==> flow/design.v <==
`timescale 1ns / 1ps
module md5_operation(input [1:0] round, input [3:0] phase, input [511:0] message, input [127:0] current_state, output [127:0] next_state);
	assign next_state = {current_state[31:0], round_operation(round, phase, message, current_state), current_state[95:32]};
	function [4:0] S(input [1:0] round, input [3:0] phase);
		case({round,phase[1:0]})
			4'b00_00: S = 5'd7;
			4'b00_01: S = 5'd12;
			4'b00_10: S = 5'd17;
			4'b00_11: S = 5'd22;
			4'b01_00: S = 5'd5;
			4'b01_01: S = 5'd9;
			4'b01_10: S = 5'd14;
			4'b01_11: S = 5'd20;
			4'b10_00: S = 5'd4;
			4'b10_01: S = 5'd11;
			4'b10_10: S = 5'd16;
			4'b10_11: S = 5'd23;
			4'b11_00: S = 5'd6;
			4'b11_01: S = 5'd10;
			4'b11_10: S = 5'd15;
			4'b11_11: S = 5'd21;
		endcase
	endfunction
	function [3:0] K(input [1:0] round, input [3:0] phase);
		case( {round, phase} )
			6'b00_0000: K = 4'd0; 
			6'b00_0001: K = 4'd1; 
			6'b00_0010: K = 4'd2; 
			6'b00_0011: K = 4'd3; 
			6'b00_0100: K = 4'd4; 
			6'b00_0101: K = 4'd5; 
			6'b00_0110: K = 4'd6; 
			6'b00_0111: K = 4'd7; 
			6'b00_1000: K = 4'd8; 
			6'b00_1001: K = 4'd9; 
			6'b00_1010: K = 4'd10; 
			6'b00_1011: K = 4'd11; 
			6'b00_1100: K = 4'd12; 
			6'b00_1101: K = 4'd13; 
			6'b00_1110: K = 4'd14; 
			6'b00_1111: K = 4'd15; 
			6'b01_0000: K = 4'd1; 
			6'b01_0001: K = 4'd6; 
			6'b01_0010: K = 4'd11; 
			6'b01_0011: K = 4'd0; 
			6'b01_0100: K = 4'd5; 
			6'b01_0101: K = 4'd10; 
			6'b01_0110: K = 4'd15; 
			6'b01_0111: K = 4'd4; 
			6'b01_1000: K = 4'd9; 
			6'b01_1001: K = 4'd14; 
			6'b01_1010: K = 4'd3; 
			6'b01_1011: K = 4'd8; 
			6'b01_1100: K = 4'd13; 
			6'b01_1101: K = 4'd2; 
			6'b01_1110: K = 4'd7; 
			6'b01_1111: K = 4'd12; 
			6'b10_0000: K = 4'd5; 
			6'b10_0001: K = 4'd8; 
			6'b10_0010: K = 4'd11; 
			6'b10_0011: K = 4'd14; 
			6'b10_0100: K = 4'd1; 
			6'b10_0101: K = 4'd4; 
			6'b10_0110: K = 4'd7; 
			6'b10_0111: K = 4'd10; 
			6'b10_1000: K = 4'd13; 
			6'b10_1001: K = 4'd0; 
			6'b10_1010: K = 4'd3; 
			6'b10_1011: K = 4'd6; 
			6'b10_1100: K = 4'd9; 
			6'b10_1101: K = 4'd12; 
			6'b10_1110: K = 4'd15; 
			6'b10_1111: K = 4'd2; 
			6'b11_0000: K = 4'd0; 
			6'b11_0001: K = 4'd7; 
			6'b11_0010: K = 4'd14; 
			6'b11_0011: K = 4'd5; 
			6'b11_0100: K = 4'd12; 
			6'b11_0101: K = 4'd3; 
			6'b11_0110: K = 4'd10; 
			6'b11_0111: K = 4'd1; 
			6'b11_1000: K = 4'd8; 
			6'b11_1001: K = 4'd15; 
			6'b11_1010: K = 4'd6; 
			6'b11_1011: K = 4'd13; 
			6'b11_1100: K = 4'd4; 
			6'b11_1101: K = 4'd11; 
			6'b11_1110: K = 4'd2; 
			default:    K = 4'd9; 
		endcase
	endfunction
	function [31:0] T(input [1:0] round, input [3:0] phase);
		case( {round, phase} )
			6'b00_0000: T = 32'hd76aa478;
			6'b00_0001: T = 32'he8c7b756;
			6'b00_0010: T = 32'h242070db;
			6'b00_0011: T = 32'hc1bdceee;
			6'b00_0100: T = 32'hf57c0faf;
			6'b00_0101: T = 32'h4787c62a;
			6'b00_0110: T = 32'ha8304613;
			6'b00_0111: T = 32'hfd469501;
			6'b00_1000: T = 32'h698098d8;
			6'b00_1001: T = 32'h8b44f7af;
			6'b00_1010: T = 32'hffff5bb1;
			6'b00_1011: T = 32'h895cd7be;
			6'b00_1100: T = 32'h6b901122;
			6'b00_1101: T = 32'hfd987193;
			6'b00_1110: T = 32'ha679438e;
			6'b00_1111: T = 32'h49b40821;
			6'b01_0000: T = 32'hf61e2562;
			6'b01_0001: T = 32'hc040b340;
			6'b01_0010: T = 32'h265e5a51;
			6'b01_0011: T = 32'he9b6c7aa;
			6'b01_0100: T = 32'hd62f105d;
			6'b01_0101: T = 32'h02441453;
			6'b01_0110: T = 32'hd8a1e681;
			6'b01_0111: T = 32'he7d3fbc8;
			6'b01_1000: T = 32'h21e1cde6;
			6'b01_1001: T = 32'hc33707d6;
			6'b01_1010: T = 32'hf4d50d87;
			6'b01_1011: T = 32'h455a14ed;
			6'b01_1100: T = 32'ha9e3e905;
			6'b01_1101: T = 32'hfcefa3f8;
			6'b01_1110: T = 32'h676f02d9;
			6'b01_1111: T = 32'h8d2a4c8a;
			6'b10_0000: T = 32'hfffa3942;
			6'b10_0001: T = 32'h8771f681;
			6'b10_0010: T = 32'h6d9d6122;
			6'b10_0011: T = 32'hfde5380c;
			6'b10_0100: T = 32'ha4beea44;
			6'b10_0101: T = 32'h4bdecfa9;
			6'b10_0110: T = 32'hf6bb4b60;
			6'b10_0111: T = 32'hbebfbc70;
			6'b10_1000: T = 32'h289b7ec6;
			6'b10_1001: T = 32'heaa127fa;
			6'b10_1010: T = 32'hd4ef3085;
			6'b10_1011: T = 32'h04881d05;
			6'b10_1100: T = 32'hd9d4d039;
			6'b10_1101: T = 32'he6db99e5;
			6'b10_1110: T = 32'h1fa27cf8;
			6'b10_1111: T = 32'hc4ac5665;
			6'b11_0000: T = 32'hf4292244;
			6'b11_0001: T = 32'h432aff97;
			6'b11_0010: T = 32'hab9423a7;
			6'b11_0011: T = 32'hfc93a039;
			6'b11_0100: T = 32'h655b59c3;
			6'b11_0101: T = 32'h8f0ccc92;
			6'b11_0110: T = 32'hffeff47d;
			6'b11_0111: T = 32'h85845dd1;
			6'b11_1000: T = 32'h6fa87e4f;
			6'b11_1001: T = 32'hfe2ce6e0;
			6'b11_1010: T = 32'ha3014314;
			6'b11_1011: T = 32'h4e0811a1;
			6'b11_1100: T = 32'hf7537e82;
			6'b11_1101: T = 32'hbd3af235;
			6'b11_1110: T = 32'h2ad7d2bb;
			6'b11_1111: T = 32'heb86d391;
			default:    T = 32'hxxxxxxxx;
		endcase
	endfunction
	function [31:0] round_operation(input [1:0] round, input [3:0] phase, input [511:0] message, input [127:0] current_state);
		reg [31:0] a, b, c, d;
		reg [31:0] before_shift;
		begin
			{a, b, c, d} = current_state;
			case(round)
				2'b00:   before_shift = (b&c | ~b&d);    
				2'b01:   before_shift = (b&d | c& ~d);   
				2'b10:   before_shift = (b ^ c ^ d);     
				default: before_shift = (c ^ (b | ~d));  
			endcase
			before_shift = before_shift + a + message[480-32*K(round,phase) +: 32] + T(round, phase);
			round_operation = b + ((before_shift << S(round, phase)) | (before_shift >> (32-S(round, phase))));
		end
	endfunction
endmodule
`timescale 1ns / 1ps
module md5_iter(output wire [127:0] digest_o, output reg valid, output reg [63:0] value, input clk, rst, input [63:0] message, input new_message);
	reg [1:0] round;
	reg [3:0] phase;
	reg [127:0] digest;
	wire [511:0] padded_message;
	reg [127:0] current_state;
	wire [127:0] next_state;
	reg idle;
	always @ (posedge clk) begin
		if( rst ) begin
			round <= 2'd0;
			phase <= 4'd0;
			valid <= 1'b0;
			current_state <= {32'h67452301, 32'hefcdab89, 32'h98badcfe, 32'h10325476};
			digest <= 128'd0;
			value <= 128'd0;
			idle <= 1'b1;
		end
		else begin
			if( idle ) begin
				round <= 2'd0;
				phase <= 4'd0;
				current_state <= {32'h67452301, 32'hefcdab89, 32'h98badcfe, 32'h10325476};
				idle <= ~new_message;
				if( new_message ) begin
					value <= message;
					valid <= 1'b0;
					digest <= 128'd0;
				end
			end
			else begin
				phase <= phase + 4'd1;
				if( phase == 4'd15 ) begin
					round <= round + 2'd1;
					if( round == 2'd3 ) begin
						valid <= 1'b1;
						digest <= {next_state[127:96]+32'h67452301, next_state[95:64]+32'hefcdab89,  next_state[63:32]+32'h98badcfe, next_state[31:0]+32'h10325476};
						idle <= 1'b1;
					end
				end
				current_state <= next_state;
			end
		end
	end
	md5_operation md50(.round(round), .phase(phase), .message(padded_message), .current_state(current_state), .next_state(next_state));
    assign digest_o[127:96] = {digest[103:96], digest[111:104], digest[119:112], digest[127:120]};
	assign digest_o[95:64] =  {digest[71:64], digest[79:72], digest[87:80], digest[95:88]};
	assign digest_o[63:32] =  {digest[39:32], digest[47:40], digest[55:48], digest[63:56]};
	assign digest_o[31:0] =  {digest[7:0], digest[15:8], digest[23:16], digest[31:24]};
	assign padded_message = {
		message[39:32], message[47:40], message[55:48], message[63:56],
		message[7:0], message[15:8], message[23:16], message[31:24],
		24'd0, 8'b10000000, 352'd0, 24'd0, 8'd64, 32'd0};
endmodule
Subject: tool reports on md5_iter

Hi,

Tool chain data of md5_iter
Tool output for the design above before and after an edit, in the order of the flow.
"before" refers to lines of the RTL above, "after" to lines of the edited file.
"diff" is "after" less "before", of the values as shown; "change_rel_pct" is that difference over "before", in percent.
Cell names lack the library's common part.
{"block": "setup", "design": "md5_iter", "clock_port": "clk", "lib": "sky130hd", "pvt_corner": "tt_025C_1v80"}

The edit
The edit as a unified diff against the file above.
A script made this edit. It changes what the design does and was not meant as an optimisation.
begin of diff
@@ -165,5 +165,5 @@
 			{a, b, c, d} = current_state;
 			case(round)
-				2'b00:   before_shift = (b&c | ~b&d);    
+				2'b00:   before_shift = (b&c | (~b|d));    
 				2'b01:   before_shift = (b&d | c& ~d);   
 				2'b10:   before_shift = (b ^ c ^ d);     
end of diff

Elaborated design
Source: Yosys, flattened and elaborated, memories not mapped. Widths are those after wreduce. Registers that Yosys merges into a memory's read port (data or address) are not register bits. Print and check cells do not count.
Yosys's memory passes give these memory sizes; they may raise the number of words (mostly to a power of two), join words into wider ones and drop unused or constant bits.
{"block": "bits", "element": "regBits", "before": 328, "after": 328, "diff": 0, "change_rel_pct": 0.00}
{"block": "bits", "element": "latchBits", "before": 0, "after": 0, "diff": 0}
{"block": "bits", "element": "mem_bits_rw", "before": 0, "after": 0, "diff": 0}
{"block": "bits", "element": "romBits", "before": 2464, "after": 2464, "diff": 0, "change_rel_pct": 0.00}
{"block": "bits", "element": "clocked_rd_ports_x_width", "before": 0, "after": 0, "diff": 0}
{"block": "bits", "element": "memories", "before": 4, "after": 4, "diff": 0, "change_rel_pct": 0.00}
{"block": "bits", "element": "output_inout_bits", "before": 193, "after": 193, "diff": 0, "change_rel_pct": 0.00}
{"block": "bits", "element": "word_cells", "before": 63, "after": 63, "diff": 0, "change_rel_pct": 0.00}
{"block": "memory_table", "element": "memory_list", "before": "64x32 r1 w0; 64x4 r1 w0; 16x5 r1 w0; 16x5 r1 w0", "after": "64x32 r1 w0; 64x4 r1 w0; 16x5 r1 w0; 16x5 r1 w0"}
{"block": "classes", "element": "addsub", "before": 12, "after": 12, "diff": 0, "change_rel_pct": 0.00}
{"block": "classes", "element": "mul", "before": 0, "after": 0, "diff": 0}
{"block": "classes", "element": "div_mod_pow", "before": 0, "after": 0, "diff": 0}
{"block": "classes", "element": "n_cmp", "before": 0, "after": 0, "diff": 0}
{"block": "classes", "element": "equal", "before": 5, "after": 5, "diff": 0, "change_rel_pct": 0.00}
{"block": "classes", "element": "shifts", "before": 3, "after": 3, "diff": 0, "change_rel_pct": 0.00}
{"block": "classes", "element": "muxes", "before": 12, "after": 12, "diff": 0, "change_rel_pct": 0.00}
{"block": "classes", "element": "n_logic", "before": 14, "after": 14, "diff": 0, "change_rel_pct": 0.00}
{"block": "classes", "element": "n_reduce_logical", "before": 6, "after": 6, "diff": 0, "change_rel_pct": 0.00}
{"block": "ops", "op": "AND 32 bit", "before": 4, "after": 3, "diff": -1, "change_rel_pct": -25.00}
{"block": "ops", "op": "OR 32 bit", "before": 4, "after": 5, "diff": 1, "change_rel_pct": 25.00}
Operator kinds equal on both sides are left out: 26.

Longest topological paths
Longest topological path by Yosys (ltp), each cell counted once; first at word level (registers and memories cut), then after technology mapping (sequential cells cut; the memories' decode and read muxes count).
{"block": "depth", "element": "ltp_word", "before": 14, "after": 14, "diff": 0, "change_rel_pct": 0.00}
{"block": "depth", "element": "ABC_AREA", "before": "0", "after": "0"}
{"block": "depth", "element": "mapped_depth", "before": 49, "after": 44, "diff": -5, "change_rel_pct": -10.20}

Netlist
The flow's flattened synthesis, as Yosys stat reports it; memories are mapped. The netlist is that of the ABC_AREA named above (0 if unset); the other value can give another one.
{"block": "by_type", "cell": "o21ai_0", "before": 180, "after": 249, "diff": 69, "change_rel_pct": 38.33}
{"block": "by_type", "cell": "nor2_1", "before": 312, "after": 247, "diff": -65, "change_rel_pct": -20.83}
{"block": "by_type", "cell": "clkbuf_1", "before": 265, "after": 211, "diff": -54, "change_rel_pct": -20.38}
{"block": "by_type", "cell": "mux2_2", "before": 92, "after": 40, "diff": -52, "change_rel_pct": -56.52}
{"block": "by_type", "cell": "xnor2_1", "before": 98, "after": 136, "diff": 38, "change_rel_pct": 38.78}
{"block": "by_type", "cell": "a221oi_1", "before": 40, "after": 5, "diff": -35, "change_rel_pct": -87.50}
{"block": "by_type", "cell": "ha_1", "before": 90, "after": 122, "diff": 32, "change_rel_pct": 35.56}
{"block": "by_type", "cell": "a22oi_1", "before": 34, "after": 4, "diff": -30, "change_rel_pct": -88.24}
{"block": "by_type", "cell": "nand2b_1", "before": 53, "after": 24, "diff": -29, "change_rel_pct": -54.72}
{"block": "by_type", "cell": "inv_1", "before": 134, "after": 162, "diff": 28, "change_rel_pct": 20.90}
{"block": "by_type", "cell": "nand3_1", "before": 144, "after": 169, "diff": 25, "change_rel_pct": 17.36}
{"block": "by_type", "cell": "a21o_1", "before": 40, "after": 64, "diff": 24, "change_rel_pct": 60.00}
{"block": "by_type", "cell": "a22o_1", "before": 36, "after": 14, "diff": -22, "change_rel_pct": -61.11}
{"block": "by_type", "cell": "mux2i_1", "before": 69, "after": 48, "diff": -21, "change_rel_pct": -30.43}
{"block": "by_type", "cell": "and3_1", "before": 13, "after": 34, "diff": 21, "change_rel_pct": 161.54}
{"block": "by_type", "cell": "or3_1", "before": 55, "after": 35, "diff": -20, "change_rel_pct": -36.36}
{"block": "by_type", "cell": "and2_1", "before": 67, "after": 54, "diff": -13, "change_rel_pct": -19.40}
{"block": "by_type", "cell": "mux4_2", "before": 6, "after": 18, "diff": 12, "change_rel_pct": 200.00}
Cell types equal on both sides are left out: 14.
The list need not be complete.
{"block": "synth_totals", "element": "mapped_cells", "before": 3790, "after": 3655, "diff": -135, "change_rel_pct": -3.56}
{"block": "synth_totals", "element": "synth_area_um2", "before": 27696.6, "after": 26998.4, "diff": -698.2, "change_rel_pct": -2.52}
{"block": "synth_totals", "element": "sequential_area_um2", "before": 6566.3, "after": 6566.3, "diff": 0.0, "change_rel_pct": 0.00}
{"block": "synth_totals", "element": "flip_flops", "before": 328, "after": 328, "diff": 0, "change_rel_pct": 0.00}
{"block": "synth_totals", "element": "buf_cells", "before": 338, "after": 277, "diff": -61, "change_rel_pct": -18.05}
By module: a second synthesis without flattening, with its own total; a netlist apart from the flattened one above.
{"block": "unflattened", "element": "cells_unflattened", "before": 4022, "after": 4540, "diff": 518, "change_rel_pct": 12.88}
{"block": "unflattened", "element": "area_unflattened_um2", "before": 31330.0, "after": 32309.7, "diff": 979.7, "change_rel_pct": 3.13}
Each row is one instance without its submodules.
{"block": "by_module_before", "module": "md5_operation", "n_inst": 1, "cells": 2511, "area_um2": 18401.4}
{"block": "by_module_before", "module": "md5_iter", "n_inst": 1, "cells": 1511, "area_um2": 12928.6}
{"block": "by_module_after", "module": "md5_operation", "n_inst": 1, "cells": 3029, "area_um2": 19381.1}
{"block": "by_module_after", "module": "md5_iter", "n_inst": 1, "cells": 1511, "area_um2": 12928.6}

Worst setup path after synthesis
OpenSTA on the mapped netlist: ideal clock, no wires. The path of least setup slack (recovery checks aside). Input and output delay are each 20% of the period. Register names are those of the netlist, which keeps one name where synthesis merged equal registers.
{"block": "synth_path", "element": "path_kind", "before": "reg-to-reg", "after": "reg-to-reg"}
{"block": "synth_path", "element": "startpoint", "before": "register round[0]", "after": "register phase[1]"}
{"block": "synth_path", "element": "endpoint", "before": "register digest[95]", "after": "register digest[94]"}
{"block": "synth_path", "element": "tclk_ps", "before": 10000, "after": 10000, "diff": 0, "change_rel_pct": 0.00}
{"block": "synth_path", "element": "setup_time_ps", "before": 117, "after": 117, "diff": 0}
{"block": "synth_path", "element": "launch_ps", "before": 0, "after": 0, "diff": 0}
{"block": "synth_path", "element": "arrival_ps", "before": 9460, "after": 9890, "diff": 430, "change_rel_pct": 4.55}
{"block": "synth_path", "element": "path_slack_ps", "before": 423, "after": -6, "diff": -429}
{"block": "synth_path", "element": "path_delay_ps", "before": 9577, "after": 10007, "diff": 430, "change_rel_pct": 4.49}
{"block": "synth_path", "element": "stages", "before": 45, "after": 40, "diff": -5, "change_rel_pct": -11.11}
{"block": "synth_path", "element": "path_buffers", "before": 7, "after": 3, "diff": -4, "change_rel_pct": -57.14}
{"block": "synth_path", "element": "synth_period_reached_ps", "before": 9577, "after": 10006, "diff": 429, "change_rel_pct": 4.48}
"path_delay_ps" = arrival - input delay + setup time.
"stages": output pins that drive a net of the path, with the launching flip-flop's if there is one; two outputs of one cell count as two.
"synth_period_reached_ps" = period - worst setup slack (recovery checks aside). The figure is calculated, with input and output delays left at 20% of the set period.
Between the ends stands the longest chain of elaborated cells between them, by number of cells; it is not shown to be the way that was timed. Of several equally long chains one is given.
A line is the first line of the expression or statement that the cell stems from. Yosys adds cells for indexed reads and writes and turns some case tables into memories.
A memory read counts as a cell of the chain, while the word-level depth stops at memories.
A register here has more assigning lines than the two given.
{"block": "synth_via_before", "cell_sequence": "dfxtp_1 -> buf_2 -> buf_2 -> inv_1 -> clkbuf_1 -> buf_1 -> ha_1 -> clkbuf_1 -> a221oi_1 -> mux2_2 -> a22oi_1 -> nor2_1 -> a221o_1 -> fa_1 -> fa_1 -> inv_1 -> ha_1 -> buf_2 -> [9 not listed] -> o21ai_1 -> o22a_1 -> o31ai_1 -> ha_1 -> clkbuf_1 -> a21oi_1 -> o21bai_1 -> a21o_1 -> a2111oi_0 -> or3_1 -> o31a_1 -> nand3_1 -> and3b_1 -> nand4_1 -> o21ai_1 -> and3_1 -> xnor2_1 -> a22o_1", "elab_chain_len": 12}
{"block": "synth_lines_before", "element": "start: declaration", "line_no": 179, "source": "reg [1:0] round;"}
{"block": "synth_lines_before", "element": "start: assignment", "line_no": 188, "source": "round <= 2'd0;"}
{"block": "synth_lines_before", "element": "start: assignment", "line_no": 211, "source": "round <= round + 2'd1;"}
{"block": "synth_lines_before", "element": "memory (64 x 4 bit)", "line_no": 25, "source": "case( {round, phase} )"}
{"block": "synth_lines_before", "element": "subtractor 9 x 9 -> 10 bit", "line_no": 172, "source": "before_shift = before_shift + a + message[480-32*K(round,phase) +: 32] + T(round, phase);"}
{"block": "synth_lines_before", "element": "indexed select 512 x 32 -> 32 bit", "line_no": 172}
{"block": "synth_lines_before", "element": "adder 32 bit (2 in a row)", "line_no": 172}
{"block": "synth_lines_before", "element": "<< shifter 32 x 5 -> 32 bit", "line_no": 173, "source": "round_operation = b + ((before_shift << S(round, phase)) | (before_shift >> (32-S(round, phase))));"}
{"block": "synth_lines_before", "element": "OR 32 bit", "line_no": 173}
{"block": "synth_lines_before", "element": "adder 32 bit", "line_no": 173}
{"block": "synth_lines_before", "element": "adder 32 bit", "line_no": 214, "source": "digest <= {next_state[127:96]+32'h67452301, next_state[95:64]+32'hefcdab89, next_state[63:32]+32'h98badcfe, ne ..."}
{"block": "synth_lines_before", "element": "two-way mux 128 bit", "line_no": 212, "source": "if( round == 2'd3 ) begin"}
{"block": "synth_lines_before", "element": "two-way mux 128 bit", "line_no": 210, "source": "if( phase == 4'd15 ) begin"}
{"block": "synth_lines_before", "element": "two-way mux 128 bit", "line_no": 197, "source": "if( idle ) begin"}
{"block": "synth_lines_before", "element": "end: assignment", "line_no": 192, "source": "digest <= 128'd0;"}
{"block": "synth_lines_before", "element": "end: assignment", "line_no": 214}
{"block": "synth_lines_before", "element": "end: declaration", "line_no": 181, "source": "reg [127:0] digest;"}
{"block": "synth_via_after", "cell_sequence": "dfxtp_1 -> clkbuf_1 -> clkinv_1 -> ha_1 -> buf_2 -> nor2b_1 -> nor2_1 -> a211o_1 -> o31ai_4 -> clkbuf_1 -> nand2_1 -> fa_1 -> inv_1 -> fa_1 -> ha_1 -> fa_1 -> a211oi_2 -> o21bai_1 -> [4 not listed] -> and2_1 -> mux4_2 -> a211o_1 -> o21ai_1 -> o221ai_1 -> ha_1 -> nor2b_1 -> o31a_1 -> o41a_4 -> and3b_4 -> a2111oi_4 -> nand4_2 -> a311oi_2 -> o21bai_2 -> a21boi_2 -> o21ai_1 -> xnor2_1 -> a22o_1", "elab_chain_len": 12}
{"block": "synth_lines_after", "element": "start: declaration", "line_no": 180, "source": "reg [3:0] phase;"}
{"block": "synth_lines_after", "element": "start: assignment", "line_no": 189, "source": "phase <= 4'd0;"}
{"block": "synth_lines_after", "element": "start: assignment", "line_no": 209, "source": "phase <= phase + 4'd1;"}
{"block": "synth_lines_after", "element": "memory (64 x 4 bit)", "line_no": 25, "source": "case( {round, phase} )"}
{"block": "synth_lines_after", "element": "subtractor 9 x 9 -> 10 bit", "line_no": 172, "source": "before_shift = before_shift + a + message[480-32*K(round,phase) +: 32] + T(round, phase);"}
{"block": "synth_lines_after", "element": "indexed select 512 x 32 -> 32 bit", "line_no": 172}
{"block": "synth_lines_after", "element": "adder 32 bit (2 in a row)", "line_no": 172}
{"block": "synth_lines_after", "element": "<< shifter 32 x 5 -> 32 bit", "line_no": 173, "source": "round_operation = b + ((before_shift << S(round, phase)) | (before_shift >> (32-S(round, phase))));"}
{"block": "synth_lines_after", "element": "OR 32 bit", "line_no": 173}
{"block": "synth_lines_after", "element": "adder 32 bit", "line_no": 173}
{"block": "synth_lines_after", "element": "adder 32 bit", "line_no": 214, "source": "digest <= {next_state[127:96]+32'h67452301, next_state[95:64]+32'hefcdab89, next_state[63:32]+32'h98badcfe, ne ..."}
{"block": "synth_lines_after", "element": "two-way mux 128 bit", "line_no": 212, "source": "if( round == 2'd3 ) begin"}
{"block": "synth_lines_after", "element": "two-way mux 128 bit", "line_no": 210, "source": "if( phase == 4'd15 ) begin"}
{"block": "synth_lines_after", "element": "two-way mux 128 bit", "line_no": 197, "source": "if( idle ) begin"}
{"block": "synth_lines_after", "element": "end: assignment", "line_no": 192, "source": "digest <= 128'd0;"}
{"block": "synth_lines_after", "element": "end: assignment", "line_no": 214}
{"block": "synth_lines_after", "element": "end: declaration", "line_no": 181, "source": "reg [127:0] digest;"}

Path in the finished layout
From the final timing report of each run of set A: the path of least setup slack in the routed layout; clock arrival at registers is part of the times.
The path's times are printed in steps of 10 ps; the period is the one set.
{"block": "layout_path", "element": "path_kind", "before": "input-to-reg", "after": "reg-to-reg"}
{"block": "layout_path", "element": "startpoint", "before": "input message[57]", "after": "register phase[0]"}
{"block": "layout_path", "element": "endpoint", "before": "register digest[95]", "after": "register digest[94]"}
{"block": "layout_path", "element": "tclk_ps", "before": 10000, "after": 10000, "diff": 0, "change_rel_pct": 0.00}
{"block": "layout_path", "element": "in_delay_ps", "before": 2000}
{"block": "layout_path", "element": "setup_time_ps", "before": 100, "after": 100, "diff": 0}
{"block": "layout_path", "element": "launch_ps", "before": 2000, "after": 560, "diff": -1440, "change_rel_pct": -72.00}
{"block": "layout_path", "element": "arrival_ps", "before": 10160, "after": 10170, "diff": 10, "change_rel_pct": 0.10}
{"block": "layout_path", "element": "path_slack_ps", "before": 300, "after": 300, "diff": 0}
{"block": "layout_path", "element": "stages", "before": 36, "after": 44, "diff": 8, "change_rel_pct": 22.22}
{"block": "layout_path", "element": "path_buffers", "before": 5, "after": 7, "diff": 2, "change_rel_pct": 40.00}
Between the ends stands the longest chain of elaborated cells between them, by number of cells; it is not shown to be the way that was timed. Of several equally long chains one is given.
A memory read counts as a cell of the chain, while the word-level depth stops at memories.
A register here has more assigning lines than the two given.
{"block": "layout_via_before", "cell_sequence": "clkdlybuf4s50_1 -> mux2_2 -> nand2_1 -> fa_1 -> inv_1 -> fa_1 -> ha_2 -> fa_1 -> a211oi_2 -> o21ai_2 -> buf_4 -> nand3_1 -> and4_1 -> o31ai_1 -> xnor2_1 -> buf_4 -> o21bai_1 -> mux4_2 -> o21ai_4 -> o221ai_2 -> ha_1 -> a21o_1 -> a21o_1 -> buf_4 -> a21oi_1 -> buf_4 -> o211ai_1 -> o211ai_1 -> a21oi_1 -> o41ai_2 -> xor2_1 -> nand4_1 -> o21ai_2 -> and3_1 -> xnor2_1 -> a22o_1"}
{"block": "layout_lines_before", "element": "start: declaration", "line_no": 178, "source": "module md5_iter(output wire [127:0] digest_o, output reg valid, output reg [63:0] value, input clk, rst, input ..."}
{"block": "layout_lines_before", "element": "end: assignment", "line_no": 192, "source": "digest <= 128'd0;"}
{"block": "layout_lines_before", "element": "end: assignment", "line_no": 214, "source": "digest <= {next_state[127:96]+32'h67452301, next_state[95:64]+32'hefcdab89, next_state[63:32]+32'h98badcfe, ne ..."}
{"block": "layout_lines_before", "element": "end: declaration", "line_no": 181, "source": "reg [127:0] digest;"}
before: Chain of elaborated cells between the ends: none given.
{"block": "layout_via_after", "cell_sequence": "dfxtp_2 -> inv_1 -> buf_6 -> ha_1 -> nand2b_1 -> nand2_1 -> mux4_2 -> o31ai_4 -> buf_4 -> clkbuf_16 -> nand2_1 -> fa_1 -> fa_1 -> inv_1 -> ha_1 -> and3_1 -> a22oi_1 -> buf_4 -> [8 not listed] -> mux2_2 -> mux2_2 -> o2111ai_1 -> nand2_1 -> ha_1 -> o21a_1 -> o31a_1 -> o41a_4 -> o21a_1 -> or3_4 -> and2_1 -> a311oi_2 -> buf_4 -> o21bai_2 -> a21boi_2 -> o21ai_1 -> xnor2_1 -> a22o_1", "elab_chain_len": 12}
{"block": "layout_lines_after", "element": "start: declaration", "line_no": 180, "source": "reg [3:0] phase;"}
{"block": "layout_lines_after", "element": "start: assignment", "line_no": 189, "source": "phase <= 4'd0;"}
{"block": "layout_lines_after", "element": "start: assignment", "line_no": 209, "source": "phase <= phase + 4'd1;"}
{"block": "layout_lines_after", "element": "memory (64 x 4 bit)", "line_no": 25, "source": "case( {round, phase} )"}
{"block": "layout_lines_after", "element": "subtractor 9 x 9 -> 10 bit", "line_no": 172, "source": "before_shift = before_shift + a + message[480-32*K(round,phase) +: 32] + T(round, phase);"}
{"block": "layout_lines_after", "element": "indexed select 512 x 32 -> 32 bit", "line_no": 172}
{"block": "layout_lines_after", "element": "adder 32 bit (2 in a row)", "line_no": 172}
{"block": "layout_lines_after", "element": "<< shifter 32 x 5 -> 32 bit", "line_no": 173, "source": "round_operation = b + ((before_shift << S(round, phase)) | (before_shift >> (32-S(round, phase))));"}
{"block": "layout_lines_after", "element": "OR 32 bit", "line_no": 173}
{"block": "layout_lines_after", "element": "adder 32 bit", "line_no": 173}
{"block": "layout_lines_after", "element": "adder 32 bit", "line_no": 214, "source": "digest <= {next_state[127:96]+32'h67452301, next_state[95:64]+32'hefcdab89, next_state[63:32]+32'h98badcfe, ne ..."}
{"block": "layout_lines_after", "element": "two-way mux 128 bit", "line_no": 212, "source": "if( round == 2'd3 ) begin"}
{"block": "layout_lines_after", "element": "two-way mux 128 bit", "line_no": 210, "source": "if( phase == 4'd15 ) begin"}
{"block": "layout_lines_after", "element": "two-way mux 128 bit", "line_no": 197, "source": "if( idle ) begin"}
{"block": "layout_lines_after", "element": "end: assignment", "line_no": 192, "source": "digest <= 128'd0;"}
{"block": "layout_lines_after", "element": "end: assignment", "line_no": 214}
{"block": "layout_lines_after", "element": "end: declaration", "line_no": 181, "source": "reg [127:0] digest;"}

Measured runs
Runs of the flow (Yosys, OpenROAD) on both versions; the two runs of a pair have the same settings. The constraints put input and output delay at 20% of the set period each and load the outputs with 0.01 pF.
{"block": "flow_settings_set_A", "period_ns": 10.0, "CAP_MARGIN": 20, "CORE_MARGIN": 2, "CORE_UTILIZATION": 40, "SLEW_MARGIN": 20}
{"block": "measured_set_A", "element": "synthArea_um2", "before": 27696.6, "after": 26998.4, "diff": -698.2, "change_rel_pct": -2.52}
{"block": "measured_set_A", "element": "final_die_area_um2", "before": 71361.1, "after": 69590.4, "diff": -1770.7, "change_rel_pct": -2.48}
{"block": "measured_set_A", "element": "final_cell_area_um2", "before": 35328.9, "after": 34455.5, "diff": -873.4, "change_rel_pct": -2.47}
{"block": "measured_set_A", "element": "utilization_pct", "before": 51.5, "after": 51.4, "diff": -0.1}
{"block": "measured_set_A", "element": "timing.setup.ws_ps", "before": 302, "after": 297, "diff": -5}
{"block": "measured_set_A", "element": "power_mw", "before": 17.017, "after": 14.292, "diff": -2.725, "change_rel_pct": -16.01}
{"block": "measured_set_A", "element": "period_less_ws_ps", "before": 9698, "after": 9703, "diff": 5, "change_rel_pct": 0.05}
{"block": "flow_settings_set_B", "CORE_ASPECT_RATIO": 1.09, "CORE_UTILIZATION": 40, "CTS_CLUSTER_SIZE": 23, "HOLD_SLACK_MARGIN": 0.2, "PLACE_DENSITY_LB_ADDON": 0.19, "SETUP_SLACK_MARGIN": 3.45, "period_ns": 14.9, "CAP_MARGIN": 20, "CORE_MARGIN": 2, "SLEW_MARGIN": 20}
{"block": "measured_set_B", "element": "synthArea_um2", "before": 27696.6, "after": 26998.4, "diff": -698.2, "change_rel_pct": -2.52}
{"block": "measured_set_B", "element": "final_die_area_um2", "before": 71364.7, "after": 69593.1, "diff": -1771.6, "change_rel_pct": -2.48}
{"block": "measured_set_B", "element": "final_cell_area_um2", "before": 32368.5, "after": 31471.4, "diff": -897.1, "change_rel_pct": -2.77}
{"block": "measured_set_B", "element": "utilization_pct", "before": 47.3, "after": 47.1, "diff": -0.2}
{"block": "measured_set_B", "element": "timing.setup.ws_ps", "before": 3849, "after": 3831, "diff": -18}
{"block": "measured_set_B", "element": "power_mw", "before": 9.014, "after": 7.789, "diff": -1.225, "change_rel_pct": -13.59}
{"block": "measured_set_B", "element": "period_less_ws_ps", "before": 11051, "after": 11069, "diff": 18, "change_rel_pct": 0.16}
By "period_less_ws_ps" is meant the clock period of the run minus its worst setup slack. This is arithmetic on one report: input and output delays are still those of the set period (20% each).
"power_mw" rests on the timing tool's default activity at the inputs, not on a simulated workload.

Regards
